==> flow/design.v <==
`timescale 1ns / 1ps
module alu(
    input [2:0] funct3_in,    
    input [6:0] opcode_in, funct7_in,
    input [31:0] rs1_value_in, mux_result_in,    
    output reg [31:0] alu_result_out, raw_output
);
    localparam  reg_reg     = 7'b0110011,
                immediate   = 7'b0010011;
    always @(*) begin
        alu_result_out = 32'b0;
        case (opcode_in)
            immediate: begin
                case (funct3_in)
                    3'b000: alu_result_out = rs1_value_in + mux_result_in;
                    3'b001: alu_result_out = rs1_value_in << mux_result_in[4:0];
                    3'b010: alu_result_out = ($signed(rs1_value_in) < $signed(mux_result_in)) ? 1 : 0;
                    3'b011: alu_result_out = (rs1_value_in < mux_result_in) ? 1 : 0;
                    3'b100: alu_result_out = rs1_value_in ^ mux_result_in;
                    3'b101: begin
                        if (mux_result_in[11:5] == 0) alu_result_out = rs1_value_in >> mux_result_in[4:0];
                        else alu_result_out = $signed(rs1_value_in) >>> mux_result_in[4:0];
                    end
                    3'b110: alu_result_out = rs1_value_in | mux_result_in;
                    3'b111: alu_result_out = rs1_value_in & mux_result_in;          
                endcase
            end
            reg_reg: begin
                case (funct3_in)
                    3'b000: begin
                        if (funct7_in == 0) alu_result_out = rs1_value_in + mux_result_in;
                        else alu_result_out = rs1_value_in - mux_result_in;
                    end
                    3'b001: alu_result_out = rs1_value_in << mux_result_in[4:0];
                    3'b010: alu_result_out = ($signed(rs1_value_in) < $signed(mux_result_in)) ? 1 : 0;
                    3'b011: alu_result_out = (rs1_value_in < mux_result_in) ? 1 : 0;
                    3'b100: alu_result_out = rs1_value_in ^ mux_result_in;
                    3'b101: begin
                        if (funct7_in == 0) alu_result_out = rs1_value_in >> mux_result_in[4:0];
                        else alu_result_out = $signed(rs1_value_in) >>> mux_result_in[4:0];
                    end
                    3'b110: alu_result_out = rs1_value_in | mux_result_in;
                    3'b111: alu_result_out = rs1_value_in & mux_result_in;
                endcase             
            end
            default: begin
                alu_result_out = 32'b0;
            end
        endcase
        raw_output = alu_result_out;
    end        
endmodule
`timescale 1ns / 1ps
module decoder(
    input [31:0] instruction,
    output reg imm_sel_out, write_enable_out,
    output reg [2:0] funct3_out,
    output reg [4:0] rd_sel_out, rs1_sel_out, rs2_sel_out,
    output reg [6:0] funct7_out, opcode_out,
    output reg [11:0] imm_value_out
);
    localparam  reg_reg         = 7'b0110011,
                immediate       = 7'b0010011,
                upper_immediate = 7'b0110111,
                store           = 7'b0100011,
                branch          = 7'b1100011,
                jump            = 7'b1101111;
   always @(*) begin
        opcode_out = instruction[6:0];
        funct7_out = instruction[31:25];
        rs2_sel_out = instruction[24:20];
        rs1_sel_out = instruction[19:15];
        funct3_out = instruction[14:12];
        rd_sel_out = instruction[11:7];
        imm_value_out = instruction[31:20];
        imm_sel_out = 0;
        write_enable_out = 0;
        case (opcode_out)
            immediate: begin
                imm_sel_out = 1;
                write_enable_out = 1;             
            end
            reg_reg: begin
                imm_sel_out = 0;
                write_enable_out = 1;
            end
            default: begin
                imm_sel_out = 0;
                write_enable_out = 0;
            end
        endcase
   end
endmodule
`timescale 1ns / 1ps
module mux_alu(
    input imm_sel_in,
    input [11:0] imm_value_in,
    input [31:0] rs2_value_in,
    output [31:0] mux_result_out,
    output [11:0] trace_imm    
);
    assign mux_result_out = (imm_sel_in) ? {{20{imm_value_in[11]}}, imm_value_in} : rs2_value_in;
    assign trace_imm = imm_value_in;
endmodule
`timescale 1ns / 1ps
module raw_handler(
    input clk,
    input write_enable_in, write_enable_in_2,
    input [4:0] rs1_sel_in, rs2_sel_in, rd_write_back_in, rd_write_back_in_2,
    input [31:0] rs1_value_in, rs2_value_in, rd_value_in, rd_wb_value_2,
    output reg [4:0] get_rs1, get_rs2,
    output reg [31:0] rs1_value_out, rs2_value_out    
);
    always @(*) begin
        get_rs1 = rs1_sel_in;
        get_rs2 = rs2_sel_in;
        if (write_enable_in && rd_write_back_in != 5'b00000 && rs1_sel_in == rd_write_back_in) begin
            rs1_value_out = rd_value_in;
        end
        else if (write_enable_in_2 && rd_write_back_in_2 != 5'b00000 && rs1_sel_in == rd_write_back_in_2) begin
            rs1_value_out = rd_wb_value_2;
        end
        else begin
            rs1_value_out = rs1_value_in;
        end
        if (write_enable_in && rd_write_back_in != 5'b00000 && rs2_sel_in == rd_write_back_in) begin
            rs2_value_out = rd_value_in;
        end
        else if (write_enable_in_2 && rd_write_back_in_2 != 5'b00000 && rs2_sel_in == rd_write_back_in_2) begin
            rs2_value_out = rd_wb_value_2;
        end        
        else begin
            rs2_value_out = rs2_value_in;
        end
    end
endmodule
`timescale 1ns / 1ps
module register_file(
    input clk, write_enable_in,
    input [4:0] rd_sel_in, rs1_sel_in, rs2_sel_in,
    input [31:0] write_data_in,
    output reg [31:0] rs1_value_out, rs2_value_out,
    output reg [4:0] trace_rd, trace_rs1, trace_rs2,
    output reg [31:0] trace_write_in
);
    reg [31:0] registers [0:31];
    always @(*) begin
        rs1_value_out = (rs1_sel_in == 5'b00000) ? 32'b0 : registers[rs1_sel_in];
        rs2_value_out = (rs2_sel_in == 5'b00000) ? 32'b0 : registers[rs2_sel_in];
    end
    always @(posedge clk) begin
        if (write_enable_in && rd_sel_in != 5'b00000) begin
            registers[rd_sel_in] <= write_data_in;
        end   
        trace_rd <= rd_sel_in;
        trace_rs1 <= rs1_sel_in;
        trace_rs2 <= rs2_sel_in;
        trace_write_in <= write_data_in;   
    end
endmodule
`timescale 1ns / 1ps
module pipeline_reg_alu(
    input clk,
    input write_enable_in,
    input [4:0] rd_sel_in,
    input [31:0] alu_result_in,
    output reg write_enable_out,
    output reg [4:0] rd_sel_out, rd_write_back_2,
    output reg [31:0] alu_result_out, rd_wb_value_2
);
    always @(posedge clk) begin
        rd_sel_out <= rd_sel_in;
        alu_result_out <= alu_result_in;
        write_enable_out <= write_enable_in;
        rd_write_back_2 <= rd_sel_in;
        rd_wb_value_2 <= alu_result_in;                        
    end
endmodule
`timescale 1ns / 1ps
module pipeline_reg_decoder(
    input clk,
    input write_enable_in,
    input [31:0] mux_result_in, rs1_value_in,
    input [6:0] opcode_in, funct7_in,
    input [4:0] rd_sel_in,
    input [2:0] funct3_in,
    output reg write_enable_out,
    output reg [31:0] mux_result_out, rs1_value_out,
    output reg [6:0] opcode_out, funct7_out,
    output reg [4:0] rd_sel_out, raw_rd,
    output reg [2:0] funct3_out
);
    always @(posedge clk) begin
        write_enable_out <= write_enable_in;
        mux_result_out <= mux_result_in;
        rs1_value_out <= rs1_value_in;
        opcode_out <= opcode_in;
        funct7_out <= funct7_in;
        rd_sel_out <= rd_sel_in;
        funct3_out <= funct3_in;
        raw_rd <= rd_sel_in;  
    end
endmodule
`timescale 1ns / 1ps
module pipeline_reg_instruction(
    input clk,
    input [31:0] instruction_in,
    output reg [31:0] instruction_out,
    output reg [31:0] trace_instruction
);
    always @(posedge clk) begin
        instruction_out <= instruction_in;
        trace_instruction <= instruction_in;
    end
endmodule
`timescale 1ns / 1ps
module program_counter(
    input clk, rst_n,
    output reg [31:0] program_count
);
    always @(posedge clk) begin
        if (!rst_n) begin
            program_count <= 0;
        end
        else begin
            program_count <= program_count + 4;
        end
    end
endmodule
`timescale 1ns / 1ps
module cpu(
    input rst_n, clk,
    input [31:0] imem_insn,
    output [31:0] imem_addr,
    output [31:0] trace_instruction, trace_rd_value,
    output [11:0] trace_imm,
    output [4:0] trace_rd, trace_rs1, trace_rs2
);
    wire        imm_sel,
                write_enable,
                write_enable_reg,
                write_enable_alu;
    wire [31:0] instruction_reg,
                mux_result,
                mux_result_reg,
                rs1_value,
                rs1_value_reg,
                rs2_value,
                rs2_value_reg,
                alu_result,
                alu_result_reg,
                rd_wb_value,
                rd_wb_value_2,
                raw_rs1_value,
                raw_rs2_value;
    wire [11:0] imm_value;
    wire [6:0]  funct7,
                funct7_reg,
                opcode,
                opcode_reg;
    wire [4:0]  rd_sel,
                rd_sel_reg,
                rd_sel_wb,
                rd_write_back,
                rd_write_back_2,
                rs1_sel,
                rs1_sel_reg,
                rs2_sel,
                rs2_sel_reg,
                get_rs1,
                get_rs2;                
    wire [2:0]  funct3,
                funct3_reg;    
    pipeline_reg_instruction pri(
        .clk(clk),
        .instruction_in(imem_insn),
        .instruction_out(instruction_reg),
        .trace_instruction(trace_instruction)
    );
    pipeline_reg_decoder prd(
        .clk(clk),
        .write_enable_in(write_enable),
        .mux_result_in(mux_result),
        .rs1_value_in(raw_rs1_value),
        .opcode_in(opcode),
        .funct7_in(funct7),
        .rd_sel_in(rd_sel),
        .funct3_in(funct3),
        .write_enable_out(write_enable_reg),
        .mux_result_out(mux_result_reg),
        .rs1_value_out(rs1_value_reg),
        .opcode_out(opcode_reg),
        .funct7_out(funct7_reg),
        .rd_sel_out(rd_sel_reg),
        .funct3_out(funct3_reg),
        .raw_rd(rd_write_back)
    );
    pipeline_reg_alu pra(
        .clk(clk),
        .write_enable_in(write_enable_reg),
        .rd_sel_in(rd_sel_reg),
        .alu_result_in(alu_result),
        .write_enable_out(write_enable_alu),
        .rd_sel_out(rd_sel_wb),
        .alu_result_out(alu_result_reg),
        .rd_write_back_2(rd_write_back_2),
        .rd_wb_value_2(rd_wb_value_2)
    );
    program_counter pc(
        .clk(clk),
        .rst_n(rst_n),
        .program_count(imem_addr)
    );
    decoder dcr(
        .instruction(instruction_reg),
        .funct3_out(funct3),
        .funct7_out(funct7),
        .rd_sel_out(rd_sel),
        .rs1_sel_out(rs1_sel),
        .rs2_sel_out(rs2_sel),
        .imm_value_out(imm_value),
        .opcode_out(opcode),
        .imm_sel_out(imm_sel),
        .write_enable_out(write_enable)
    );
    mux_alu mux(
        .imm_sel_in(imm_sel),
        .imm_value_in(imm_value),
        .rs2_value_in(raw_rs2_value),
        .mux_result_out(mux_result),
        .trace_imm(trace_imm)
    );
    alu alu(
        .opcode_in(opcode_reg),
        .funct3_in(funct3_reg),
        .funct7_in(funct7_reg),
        .rs1_value_in(rs1_value_reg),
        .mux_result_in(mux_result_reg),
        .alu_result_out(alu_result),
        .raw_output(rd_wb_value)
    );
    raw_handler rwh(
        .clk(clk),
        .write_enable_in(write_enable_reg),
        .write_enable_in_2(write_enable_alu),
        .rs1_sel_in(rs1_sel),
        .rs2_sel_in(rs2_sel),
        .rd_write_back_in(rd_write_back),
        .rd_write_back_in_2(rd_write_back_2),
        .rs1_value_in(rs1_value),
        .rs2_value_in(rs2_value),
        .rd_value_in(rd_wb_value),
        .rd_wb_value_2(rd_wb_value_2),
        .get_rs1(get_rs1),
        .get_rs2(get_rs2),
        .rs1_value_out(raw_rs1_value),
        .rs2_value_out(raw_rs2_value)
    );
    register_file rgf(
        .clk(clk),
        .write_enable_in(write_enable_alu),
        .rd_sel_in(rd_sel_wb),
        .rs1_sel_in(get_rs1),
        .rs2_sel_in(get_rs2),
        .write_data_in(alu_result_reg),
        .rs1_value_out(rs1_value),
        .rs2_value_out(rs2_value),
        .trace_rd(trace_rd),
        .trace_rs1(trace_rs1),
        .trace_rs2(trace_rs2),
        .trace_write_in(trace_rd_value) 
    );
endmodule
== Tool chain data of cpu ==
Tool output for the design above, in the order of the flow.
Lines are those of the file above, counted from 1.
Cell names lack the library's common part.
A cell with n/a has no value.
Set-up
  top module: cpu
  clock port: clk
  library: sky130hd
  timing corner: tt_025C_1v80

== Word level ==
Yosys after proc, flatten, opt, wreduce and memory -nomap, before mapping. Enables and synchronous resets that opt folds into registers are not counted as muxes. Print and check cells are not counted.
Yosys's memory passes give these memory sizes; they may raise the number of words (mostly to a power of two), join words into wider ones and drop unused or constant bits.
Cells by class
  bitwise gates (word level): 3
  add/sub/neg operators: 3
  equal/unequal tests: 15
  muxes and demuxes: 20
  shift operators: 3
  $lt $le $gt $ge: 2
  reductions and logical operators: 14
Operators by type and width (number)
  32-bit parallel mux with 8-bit select: 2
  32-bit 2-to-1 mux: 11
  32-bit < comparator: 2
  32-bit parallel mux with 2-bit select: 1
  32-bit by 3-bit adder with 32-bit output with constant B: 1
  32-bit adder: 1
  32-bit subtractor: 1
  32-bit AND: 1
  32-bit bitwise OR: 1
  32-bit bitwise XOR: 1
  32-bit by 5-bit left shift with 32-bit output: 1
  32-bit by 5-bit right shift with 32-bit output: 1
  32-bit by 5-bit >>> shifter with 32-bit output: 1
  5-bit == test: 4
  7-bit by 5-bit == test with 1-bit output with constant B: 2
  7-bit by 6-bit == test with 1-bit output with constant B: 2
  7-bit logical NOT: 2
  3-bit == test with constant B: 4
  5-bit logical NOT: 2
  5-bit nonzero test: 2
  1-bit logical AND: 6
  3-bit by 2-bit == test with 1-bit output with constant B: 2
  5-bit 2-to-1 mux: 1
  1-bit 2-to-1 mux: 5
  3-bit by 1-bit == test with 1-bit output with constant B: 1
  3-bit logical NOT: 1
  2-bit OR reduction: 1
Storage and ports
  RAM bits: 1024
  bits in registers: 236
  input bits: 34
  output and inout port bits: 123
  memories: 1
  word width x clocked read ports: 64
Memories
  rgf.registers: depth 32, width 32, read ports 2, write ports 1, RTL line 146  | reg [31:0] registers [0:31];

== Logic depth ==
Longest topological path by Yosys (ltp), each cell counted once; first at word level (registers and memories cut), then after technology mapping (sequential cells cut; the memories' decode and read muxes count).
Depth
  word-level depth: 6
  ABC_AREA: 0
  gate-level depth with buffers: 15
  gate-level depth less buffers: 14

== Mapped cells and area ==
Yosys stat after the flow's synthesis: flattened, memories mapped to cells. It holds for the ABC_AREA given above (unset counts as 0); a run with the other value may have another netlist.
The area totals of this step are shown rounded.
Cells by type (number)
  edfxtp_1: 1024
  mux4_2: 376
  dfxtp_1: 234
  mux2i_1: 431
  a221oi_1: 171
  a21oi_1: 246
  ha_1: 98
  nor2_1: 327
  o21ai_0: 236
  nand2_1: 233
  mux2_2: 68
  clkbuf_1: 202
  a22oi_1: 99
  xnor2_1: 53
  inv_1: 113
  buf_2: 76
  nand3_1: 76
  o211ai_1: 46
Not listed: further types 71, cells in them 616.
Mapped netlist
  mapped area: 64000 um2
  cell count: 4725
  buffers: 373
  mapped flip-flops: 1258
By module: a second synthesis without flattening, with its own total; a netlist apart from the flattened one above.
Second synthesis, totals
  cell total of the unflattened synthesis: 4901
  area total of the unflattened synthesis: 67000 um2
Rows give one instance, submodules left out.
By module
  register_file: sequential area 32000 um2, area 49000 um2, cells 2611, instances 1
  alu: sequential area 0.0 um2, area 9300 um2, cells 1429, instances 1
  raw_handler: sequential area 0.0 um2, area 2300 um2, cells 365, instances 1
  pipeline_reg_decoder: sequential area 1700 um2, area 1800 um2, cells 92, instances 1
  program_counter: sequential area 600 um2, area 1500 um2, cells 168, instances 1
  pipeline_reg_alu: sequential area 760 um2, area 1000 um2, cells 75, instances 1
  pipeline_reg_instruction: sequential area 640 um2, area 880 um2, cells 64, instances 1
  mux_alu: sequential area 0.0 um2, area 640 um2, cells 50, instances 1
  decoder: sequential area 0.0 um2, area 380 um2, cells 47, instances 1
  cpu: sequential area 0.0 um2, area 0.0 um2, cells 0, instances 1

== Path before layout ==
OpenSTA on the mapped netlist: ideal clock, no wires. The path of least setup slack (recovery checks aside). Input and output delay are each 20% of the period. Register names are those of the netlist, which keeps one name where synthesis merged equal registers.
Timing path post-synthesis
  path type: reg2reg
  start: register prd.mux_result_out[2]
  end: register prd.mux_result_out[30]
  delay of the path: 3.898 ns
  launch time at the first pin: 0.000 ns
  data arrival time: 3.819 ns
  path buffers: 3
  setup time: 0.079 ns
  slack: 1.102 ns
  clock period: 5.0 ns
  stages on the path: 16
  synthesis period reached: 3.898 ns
"delay of the path" = arrival - input delay + setup time.
"stages on the path": output pins that drive a net of the path, with the launching flip-flop's if there is one; two outputs of one cell count as two.
"synthesis period reached" = period - worst setup slack (recovery checks aside). The figure is calculated, with input and output delays left at 20% of the set period.
The rows between start and end are the longest chain of elaborated cells between them; the timing report does not say that the signal goes this way. Where chains are equally long, one stands for them.
A line is the first line of the expression or statement that the cell stems from. Yosys adds cells for indexed reads and writes and turns some case tables into memories.
Between the ends, post-synthesis
  cell sequence: dfxtp_1 inv_1 buf_1 clkbuf_1 buf_1 ha_1 a211oi_1 o211ai_1 a41oi_2 o311a_1 o21bai_1 a311oi_1 xnor2_1 a221oi_1 or3_1 o211ai_1
  cells in the longest elaborated chain: 6
RTL lines, path post-synthesis
  from (decl): RTL line 188  | output reg [31:0] mux_result_out, rs1_value_out,
  from (assign): RTL line 195  | mux_result_out <= mux_result_in;
  32-bit subtractor: RTL line 32  | else alu_result_out = rs1_value_in - mux_result_in;
  32-bit 2-to-1 mux: RTL line 31  | if (funct7_in == 0) alu_result_out = rs1_value_in + mux_result_in;
  32-bit parallel mux with 8-bit select: RTL line 29  | case (funct3_in)
  32-bit parallel mux with 2-bit select: RTL line 12  | case (opcode_in)
  32-bit 2-to-1 mux: RTL line 126  | if (write_enable_in && rd_write_back_in != 5'b00000 && rs2_sel_in == rd_write_back_in) begin
  32-bit 2-to-1 mux: RTL line 102  | assign mux_result_out = (imm_sel_in) ? {{20{imm_value_in[11]}}, imm_value_in} : rs2_value_in;
  to (assign): RTL line 195
  to (decl): RTL line 188

== Worst path after layout ==
Path of least setup slack in the final report of run 2 (OpenROAD, finished layout, wires in). Where an end is a register, its clock arrival counts in the times.
Timing path after layout
  path type: reg2reg
  start: register prd.mux_result_out[0]
  end: register prd.mux_result_out[16]
  path buffers: 2
  stages on the path: 11
  clock period: 4.74 ns
  slack: 0.56 ns
  launch time at the first pin: 0.78 ns
  data arrival time: 4.83 ns
  setup time: 0.10 ns
The rows between start and end are the longest chain of elaborated cells between them; the timing report does not say that the signal goes this way. Where chains are equally long, one stands for them.
Between the ends, after layout
  cell sequence: dfxtp_2 buf_4 buf_4 a21oi_1 a21oi_1 mux2i_1 o21ai_0 a21oi_1 a211oi_1 o21ai_0 o21ai_0
  cells in the longest elaborated chain: 6
RTL lines, path after layout
  from (decl): RTL line 188  | output reg [31:0] mux_result_out, rs1_value_out,
  from (assign): RTL line 195  | mux_result_out <= mux_result_in;
  32-bit subtractor: RTL line 32  | else alu_result_out = rs1_value_in - mux_result_in;
  32-bit 2-to-1 mux: RTL line 31  | if (funct7_in == 0) alu_result_out = rs1_value_in + mux_result_in;
  32-bit parallel mux with 8-bit select: RTL line 29  | case (funct3_in)
  32-bit parallel mux with 2-bit select: RTL line 12  | case (opcode_in)
  32-bit 2-to-1 mux: RTL line 126  | if (write_enable_in && rd_write_back_in != 5'b00000 && rs2_sel_in == rd_write_back_in) begin
  32-bit 2-to-1 mux: RTL line 102  | assign mux_result_out = (imm_sel_in) ? {{20{imm_value_in[11]}}, imm_value_in} : rs2_value_in;
  to (assign): RTL line 195
  to (decl): RTL line 188

Wiki page: cpu / flow data

Below are 2 stored runs of the flow (Yosys, OpenROAD; platform sky130hd) on cpu, each with its settings and what was measured, unordered. Constraints: input delay and output delay 20% of the set period each, output load 0.01 pF.
"power" is the tool's figure for a default switching activity; nothing was simulated.
The measured numbers are rounded.

Run 1
==> flow/run.sh <==
#!/bin/bash
# the make line also repeats the synthesis and layout settings of config.mk as NAME=value (left out here)
make -C /OpenROAD-flow-scripts/flow DESIGN_CONFIG=/design/flow/config.mk WORK_HOME=/design/flow/orfs CLKGATE_MAP_FILE= finish
==> flow/config.mk <==
export PLATFORM = sky130hd
export DESIGN_NAME = cpu
export DESIGN_NICKNAME = cpu
export VERILOG_FILES = /design/flow/design.v
export SDC_FILE = /design/flow/constraint.sdc
export NUM_CORES = 4
export LEC_CHECK = 0
export ABC_AREA = 0
export CAP_MARGIN = 15
export CELL_PAD_IN_SITES_DETAIL_PLACEMENT = 2
export CELL_PAD_IN_SITES_GLOBAL_PLACEMENT = 1
export CORE_MARGIN = 6
export CORE_UTILIZATION = 51
export CTS_CLUSTER_DIAMETER = 152
export GPL_ROUTABILITY_DRIVEN = 1
export HOLD_SLACK_MARGIN = 0.06
export MAX_ROUTING_LAYER = met4
export PLACE_DENSITY_LB_ADDON = 0.05
export SETUP_SLACK_MARGIN = 0.7
export SLEW_MARGIN = 20
export TNS_END_PERCENT = 45
==> flow/constraint.sdc <==
create_clock -name core_clock -period 3.55 [get_ports {clk}]
set_input_delay 0.7100 -clock core_clock [delete_from_list [all_inputs] [get_ports {clk}]]
set_output_delay 0.7100 -clock core_clock [all_outputs]
set_load 0.01 [all_outputs]

==> results of run 1 <==
did not finish, clock tree synthesis stopped with DPL-0033

Run 2
==> flow/run.sh <==
#!/bin/bash
# the make line also repeats the synthesis and layout settings of config.mk as NAME=value (left out here)
make -C /OpenROAD-flow-scripts/flow DESIGN_CONFIG=/design/flow/config.mk WORK_HOME=/design/flow/orfs CLKGATE_MAP_FILE= finish
==> flow/config.mk <==
export PLATFORM = sky130hd
export DESIGN_NAME = cpu
export DESIGN_NICKNAME = cpu
export VERILOG_FILES = /design/flow/design.v
export SDC_FILE = /design/flow/constraint.sdc
export NUM_CORES = 4
export LEC_CHECK = 0
export CAP_MARGIN = 20
export CORE_MARGIN = 2
export CORE_UTILIZATION = 50
export SETUP_SLACK_MARGIN = 0.59
export SLEW_MARGIN = 20
==> flow/constraint.sdc <==
create_clock -name core_clock -period 4.74 [get_ports {clk}]
set_input_delay 0.9480 -clock core_clock [delete_from_list [all_inputs] [get_ports {clk}]]
set_output_delay 0.9480 -clock core_clock [all_outputs]
set_load 0.01 [all_outputs]

==> results of run 2 <==
chip area after synthesis (Yosys): 64000 um2
die area: 130000 um2
standard-cell area of the final layout: 74000 um2
worst setup slack after layout: 0.56 ns
total negative slack: 0.000 ns
worst hold slack: 0.35 ns
power: 27000 uW
